==> flow/design.v <==
module ACTIVEPRO (
    input       RESET,
    input       SYS_CLOCK,                
    output reg  ACTIVE_DATA ,             
    output reg  ACTIVE_CLOCK,             
    input [511:0] ACTIVE_MESSAGE,         
    input [5:0] ACTIVE_CHANNEL,           
    input  ACTIVE_WR                      
    );
    reg [63:0][7:0] ACTIVE_MESSAGE_LATCHED; 
    reg [7:0] MESSAGE_LENGTH;
    reg [14:0] state;
    wire clockstate;
    wire [2:0] bitcount;
    wire [7:0] bytecount;
    assign clockstate = state[0];
    assign bitcount[2:0] = state[3:1];
    assign bytecount[7:0] = state[11:4];
    wire [7:0] FIRST_BYTE;
    assign FIRST_BYTE = 8'h7F;
    wire [7:0] SECOND_BYTE;
    assign SECOND_BYTE = (ACTIVE_CHANNEL & 8'h3F) | 8'h40;
    reg [7:0] clock_divider;
    reg [7:0] NEW_LENGTH;
    always @*
    begin
        NEW_LENGTH = 8'd66;
        for (int x = 63; x >= 1; x--)
            if (ACTIVE_MESSAGE[8*x +: 8] == 8'h0)
                NEW_LENGTH = x + 2;         
    end
    always @ (posedge SYS_CLOCK)
    begin
        if (RESET)
        begin
            state <= 0;
            ACTIVE_CLOCK <= 0;
            ACTIVE_DATA <= 0;
        end
        else
        begin
            if (state)
            begin
                state <= state + 1;
                if (clockstate == 1)    
                begin
                    ACTIVE_CLOCK <= 0;
                    if (bytecount == 0)
                        ACTIVE_DATA <= FIRST_BYTE[7-bitcount];
                    else if (bytecount == 1)
                        ACTIVE_DATA <= SECOND_BYTE[7-bitcount];
                    else
                        ACTIVE_DATA <= ACTIVE_MESSAGE_LATCHED[MESSAGE_LENGTH - bytecount - 1][7-bitcount];
                end
                else if (clockstate == 0)  ACTIVE_CLOCK <= 1;
                if (bytecount >= MESSAGE_LENGTH) state <= 0;
            end
            else         
            begin
                if (ACTIVE_WR) 
                begin
                    state <= 1;      
                    ACTIVE_MESSAGE_LATCHED <= ACTIVE_MESSAGE;
                    MESSAGE_LENGTH <= NEW_LENGTH;
                end
            end
        end
    end
endmodule 
Memo
Re: synthesis data of ACTIVEPRO

[Reports on ACTIVEPRO]
Tool output for the design above before and after an edit, in the order of the flow.
"original" refers to lines of the RTL above, "edited" to lines of the edited file.
"difference": "edited" minus "original" as printed here. "rel. change": 100 x difference / "original".
Operators: Yosys type, input widths -> output width; for muxes data width and select width s.
Library cell names are shortened.
The mark n/a stands for no value.
Set-up
  top module: ACTIVEPRO
  clock input: SYS_CLOCK
  standard-cell library: sky130hd
  timing corner: tt_025C_1v80

[Diff]
Unified diff, file above to edited file.
A script made this edit. It changes what the design does and was not meant as an optimisation.
begin of diff
@@ -9,5 +9,5 @@
     );
     reg [63:0][7:0] ACTIVE_MESSAGE_LATCHED; 
-    reg [7:0] MESSAGE_LENGTH;
+    reg [3:0] MESSAGE_LENGTH;
     reg [14:0] state;
     wire clockstate;
end of diff

[Word level]
Source: Yosys, flattened and elaborated, memories not mapped. Widths are those after wreduce. Registers that Yosys merges into a memory's read port (data or address) are not register bits. Print and check cells do not count. Equal cells are merged and count once.
Bit counts
  input bits: original 521, edited 521, difference 0, rel. change 0.00%
  flip-flop bits (word level): original 537, edited 533, difference -4, rel. change -0.74%
  elaborated cells: original 163, edited 155, difference -8, rel. change -4.91%
Operators by class
  shift operators: original 3, edited 3, difference 0, rel. change 0.00%
  add/subtract/negate cells: original 5, edited 5, difference 0, rel. change 0.00%
  equality and inequality tests: original 1, edited 1, difference 0, rel. change 0.00%
  reduce/logical cells: original 73, edited 69, difference -4, rel. change -5.48%
  $lt $le $gt $ge: original 1, edited 1, difference 0, rel. change 0.00%
  mux-type cells: original 68, edited 68, difference 0, rel. change 0.00%
  bitwise operators: original 2, edited 2, difference 0, rel. change 0.00%
Operator list
  $mux 4: original 8, edited 57, difference +49, rel. change +612.50%
  $mux 6: original 32, edited 0, difference -32, rel. change -100.00%
  $mux 5: original 16, edited 0, difference -16, rel. change -100.00%
  $mux 2: original 2, edited 1, difference -1, rel. change -50.00%
  $ge 8x8->1: original 1, edited 0, difference -1, rel. change -100.00%
  $reduce_or 13->1: original 1, edited 0, difference -1, rel. change -100.00%
  $reduce_or 29->1: original 1, edited 0, difference -1, rel. change -100.00%
  $reduce_or 61->1: original 1, edited 0, difference -1, rel. change -100.00%
  $reduce_or 62->1: original 1, edited 0, difference -1, rel. change -100.00%
  $sub 8x8->9: original 1, edited 0, difference -1, rel. change -100.00%
  $ge 8x4->1: original 0, edited 1, difference +1
  $sub 4x8->9: original 0, edited 1, difference +1
  $logic_not 8->1: original 64, edited 64, difference 0, rel. change 0.00%
  $mux 3: original 4, edited 4, difference 0, rel. change 0.00%
  $mux 1: original 3, edited 3, difference 0, rel. change 0.00%
  $mux 15: original 3, edited 3, difference 0, rel. change 0.00%
  $not 1->1: original 2, edited 2, difference 0, rel. change 0.00%
  $add 13x4->14: original 1, edited 1, difference 0, rel. change 0.00%
  $add 15x1->15 const B: original 1, edited 1, difference 0, rel. change 0.00%
  $eq 8x1->1 const B: original 1, edited 1, difference 0, rel. change 0.00%
  $reduce_and 2->1: original 1, edited 1, difference 0, rel. change 0.00%
  $reduce_and 3->1: original 1, edited 1, difference 0, rel. change 0.00%
  $reduce_bool 15->1: original 1, edited 1, difference 0, rel. change 0.00%
  $reduce_bool 2->1: original 1, edited 1, difference 0, rel. change 0.00%
  $reduce_or 5->1: original 1, edited 1, difference 0, rel. change 0.00%
  $shiftx 512x14->1: original 1, edited 1, difference 0, rel. change 0.00%
  $shiftx 8x4->1: original 1, edited 1, difference 0, rel. change 0.00%
  $shiftx 8x4->1 const A: original 1, edited 1, difference 0, rel. change 0.00%
The list need not be complete.

[Depth]
Yosys ltp: most cells in a row. Word level: on the elaborated netlist, between registers, memories and ports. Mapped: between sequential cells and ports; inverters and the memories' decode and read muxes count.
Depth
  word-level depth: original 63, edited 63, difference 0, rel. change 0.00%
  ABC_AREA: original 0, edited 0
  depth in mapped cells: original 16, edited 17, difference +1, rel. change +6.25%

[After synthesis]
Source: synth_stat.txt of the flow (Yosys; design flattened, memories mapped). It holds for the ABC_AREA given above (unset counts as 0); a run with the other value may have another netlist.
Mapped netlist
  flip-flops: original 536, edited 533, difference -3, rel. change -0.56%
  area of sequential cells (um^2): original 15925.3, edited 15835.2, difference -90.1, rel. change -0.57%
  buffers: original 49, edited 50, difference +1, rel. change +2.04%
  standard cells after synthesis: original 1301, edited 1245, difference -56, rel. change -4.30%
  mapped area (um^2): original 22644.2, edited 22350.2, difference -294.0, rel. change -1.30%
Cell types
  nand2_1: original 99, edited 84, difference -15, rel. change -15.15%
  a22oi_1: original 30, edited 18, difference -12, rel. change -40.00%
  nor3_1: original 18, edited 6, difference -12, rel. change -66.67%
  clkbuf_1: original 16, edited 27, difference +11, rel. change +68.75%
  nor4_1: original 113, edited 103, difference -10, rel. change -8.85%
  a21oi_1: original 24, edited 33, difference +9, rel. change +37.50%
  mux4_2: original 130, edited 137, difference +7, rel. change +5.38%
  nand3_1: original 25, edited 18, difference -7, rel. change -28.00%
  o21ai_0: original 24, edited 17, difference -7, rel. change -29.17%
  buf_4: original 10, edited 3, difference -7, rel. change -70.00%
  nand4_1: original 12, edited 6, difference -6, rel. change -50.00%
  or4_1: original 23, edited 28, difference +5, rel. change +21.74%
  a31oi_1: original 10, edited 5, difference -5, rel. change -50.00%
  inv_1: original 19, edited 15, difference -4, rel. change -21.05%
  o22ai_1: original 2, edited 6, difference +4, rel. change +200.00%
  edfxtp_1: original 519, edited 516, difference -3, rel. change -0.58%
  xnor2_1: original 12, edited 9, difference -3, rel. change -25.00%
  ha_1: original 10, edited 7, difference -3, rel. change -30.00%
The list need not be complete.

[Timing after synthesis]
Source: OpenSTA report_checks on the synthesized netlist (no wires, ideal clock, input and output delay 20% of the period each), path of least setup slack; recovery checks are left aside. Register names are those of the netlist, which keeps one name where synthesis merged equal registers.
Path post-synthesis
  kind: original in2reg, edited reg2reg
  start: original input port RESET, edited register state[8]
  end: original register ACTIVE_MESSAGE_LATCHED, edited register ACTIVE_MESSAGE_LATCHED
  path slack (ps): original -31549, edited -31505, difference +44
  data required time (ps): original 7845, edited 7867, difference +22, rel. change +0.28%
  stages on the path: original 1, edited 8, difference +7, rel. change +700.00%
  time at the first pin (ps): original 2000, edited 0, difference -2000, rel. change -100.00%
  arrival time (ps): original 39394, edited 39373, difference -21, rel. change -0.05%
  input delay (ps): original 2000
  delay of the path (ps): original 39549, edited 41506, difference +1957, rel. change +4.95%
  period (ps): original 10000, edited 10000, difference 0, rel. change 0.00%
  period reached after synthesis (ps): original 41549, edited 41505, difference -44, rel. change -0.11%
"delay of the path" is the arrival time less input delay plus setup time.
"stages on the path" counts driving pins, that of a launching flip-flop among them; a cell with two outputs on the path counts twice.
"period reached after synthesis" = period - worst setup slack (recovery checks aside). The figure is calculated, with input and output delays left at 20% of the set period.
An end named without its bit number is one bit of that signal or, where synthesis recoded a state register, one of its new flip-flops.
The rows between start and end are the longest chain of elaborated cells between them; the timing report does not say that the signal goes this way. Where chains are equally long, one stands for them.
A line is the first line of the expression or statement that the cell stems from. Yosys adds cells for indexed reads and writes and turns some case tables into memories.
At most two assigning lines are given for a register; there are more.
Between the ends, post-synthesis, original
  cells stage by stage: nor3b_1
  length of the longest elaborated chain: 2
RTL lines, path post-synthesis, original
  start, declared: line 2  | input       RESET,
  $not 1->1
  $reduce_and 3->1
  end, assigned: line 63  | ACTIVE_MESSAGE_LATCHED <= ACTIVE_MESSAGE;
  end, declared: line 10  | reg [63:0][7:0] ACTIVE_MESSAGE_LATCHED;
Between the ends, post-synthesis, edited
  cells stage by stage: dfxtp_1 -> buf_6 -> or4_4 -> or4_4 -> or4_1 -> or4_1 -> buf_6 -> nor3b_1
  length of the longest elaborated chain: 3
RTL lines, path post-synthesis, edited
  start, declared: line 12  | reg [14:0] state;
  start, assigned: line 36  | state <= 0;
  start, assigned: line 44  | state <= state + 1;
  $reduce_bool 15->1: line 42  | if (state)
  $not 1->1
  $reduce_and 3->1
  end, assigned: line 63  | ACTIVE_MESSAGE_LATCHED <= ACTIVE_MESSAGE;
  end, declared: line 10  | reg [63:0][7:0] ACTIVE_MESSAGE_LATCHED;

[Worst path after layout]
Path of least setup slack in the final report of the runs of pair A (OpenROAD, finished layout, wires in). Where an end is a register, its clock arrival counts in the times.
The path's times are printed in steps of 10 ps; the period is the one set.
Path after layout
  kind: original in2reg, edited reg2reg
  start: original input port ACTIVE_MESSAGE[441], edited register state[8]
  end: original register MESSAGE_LENGTH[2], edited register ACTIVE_MESSAGE_LATCHED
  data required time (ps): original 10330, edited 10230, difference -100, rel. change -0.97%
  stages on the path: original 10, edited 8, difference -2, rel. change -20.00%
  path slack (ps): original 5490, edited 5120, difference -370
  input delay (ps): original 2000
  arrival time (ps): original 4830, edited 5110, difference +280, rel. change +5.80%
  time at the first pin (ps): original 2000, edited 600, difference -1400, rel. change -70.00%
  period (ps): original 10000, edited 10000, difference 0, rel. change 0.00%
An end named without its bit number is one bit of that signal or, where synthesis recoded a state register, one of its new flip-flops.
The rows between start and end are the longest chain of elaborated cells between them; the timing report does not say that the signal goes this way. Where chains are equally long, one stands for them.
At most two assigning lines are given for a register; there are more.
Between the ends, after layout, original
  cells stage by stage: clkdlybuf4s50_1 -> nor4_1 -> nand2_1 -> and4_1 -> a21oi_1 -> o2111ai_1 -> a211oi_1 -> o31ai_1 -> a211oi_1 -> o21ai_0
  length of the longest elaborated chain: 55
RTL lines, path after layout, original
  start, declared: line 6  | input [511:0] ACTIVE_MESSAGE,
  $logic_not 8->1: line 29  | if (ACTIVE_MESSAGE[8*x +: 8] == 8'h0)
  $mux 6 (26 in a row): line 29
  $mux 5 (16 in a row): line 29
  $mux 4 (8 in a row): line 29
  $mux 3 (4 in a row): line 29
  end, assigned: line 64  | MESSAGE_LENGTH <= NEW_LENGTH;
  end, declared: line 11  | reg [7:0] MESSAGE_LENGTH;
Between the ends, after layout, edited
  cells stage by stage: dfxtp_1 -> or4_4 -> or4_4 -> or4_1 -> or4_1 -> nor3b_4 -> buf_4 -> buf_4
  length of the longest elaborated chain: 3
RTL lines, path after layout, edited
  start, declared: line 12  | reg [14:0] state;
  start, assigned: line 36  | state <= 0;
  start, assigned: line 44  | state <= state + 1;
  $reduce_bool 15->1: line 42  | if (state)
  $not 1->1
  $reduce_and 3->1
  end, assigned: line 63  | ACTIVE_MESSAGE_LATCHED <= ACTIVE_MESSAGE;
  end, declared: line 10  | reg [63:0][7:0] ACTIVE_MESSAGE_LATCHED;

[Layout results]
Both versions went through the flow (Yosys, OpenROAD) with the same settings in each pair. Constraints: input delay and output delay 20% of the set period each, output load 0.01 pF.
Flow settings, pair A
  CORE_UTILIZATION: 50
  PLACE_DENSITY: 0.6
  period_ns: 10.0
  CAP_MARGIN: 20
  CORE_MARGIN: 2
  SLEW_MARGIN: 20
Results, pair A
  utilization in the final report (%): original 68.2, edited 67.7, difference -0.5
  chip area after synthesis (Yosys) (um^2): original 22644.2, edited 22350.2, difference -294.0, rel. change -1.30%
  post-route setup TNS (ps): original 0, edited 0, difference 0
  worst setup slack after layout (ps): original 5495, edited 5119, difference -376
  reached clock period (ps): original 4505, edited 4881, difference +376, rel. change +8.35%
  full die area (um^2): original 47006.6, edited 46407.9, difference -598.7, rel. change -1.27%
Flow settings, pair B
  ABC_AREA: 1
  CORE_ASPECT_RATIO: 0.59
  CORE_MARGIN: 8
  CORE_UTILIZATION: 57
  CTS_CLUSTER_DIAMETER: 349
  GPL_ROUTABILITY_DRIVEN: 1
  GPL_TIMING_DRIVEN: 0
  MIN_ROUTING_LAYER: met1
  PLACE_DENSITY: 0.76
  SETUP_SLACK_MARGIN: 0.51
  period_ns: 3.99
  CAP_MARGIN: 20
  SLEW_MARGIN: 20
Results, pair B
  utilization in the final report (%): original 80.6, edited 79.6, difference -1.0
  chip area after synthesis (Yosys) (um^2): original 22790.6, edited 22492.8, difference -297.8, rel. change -1.31%
  post-route setup TNS (ps): original -1239, edited -815, difference +424
  worst setup slack after layout (ps): original -683, edited -473, difference +210
  reached clock period (ps): original 4673, edited 4463, difference -210, rel. change -4.49%
  full die area (um^2): original 46862.0, edited 46296.0, difference -566.0, rel. change -1.21%
"reached clock period": clock period set for the run, less the worst setup slack. It is reckoned from that one timing run; input and output delays stay at 20% of the period that was set.
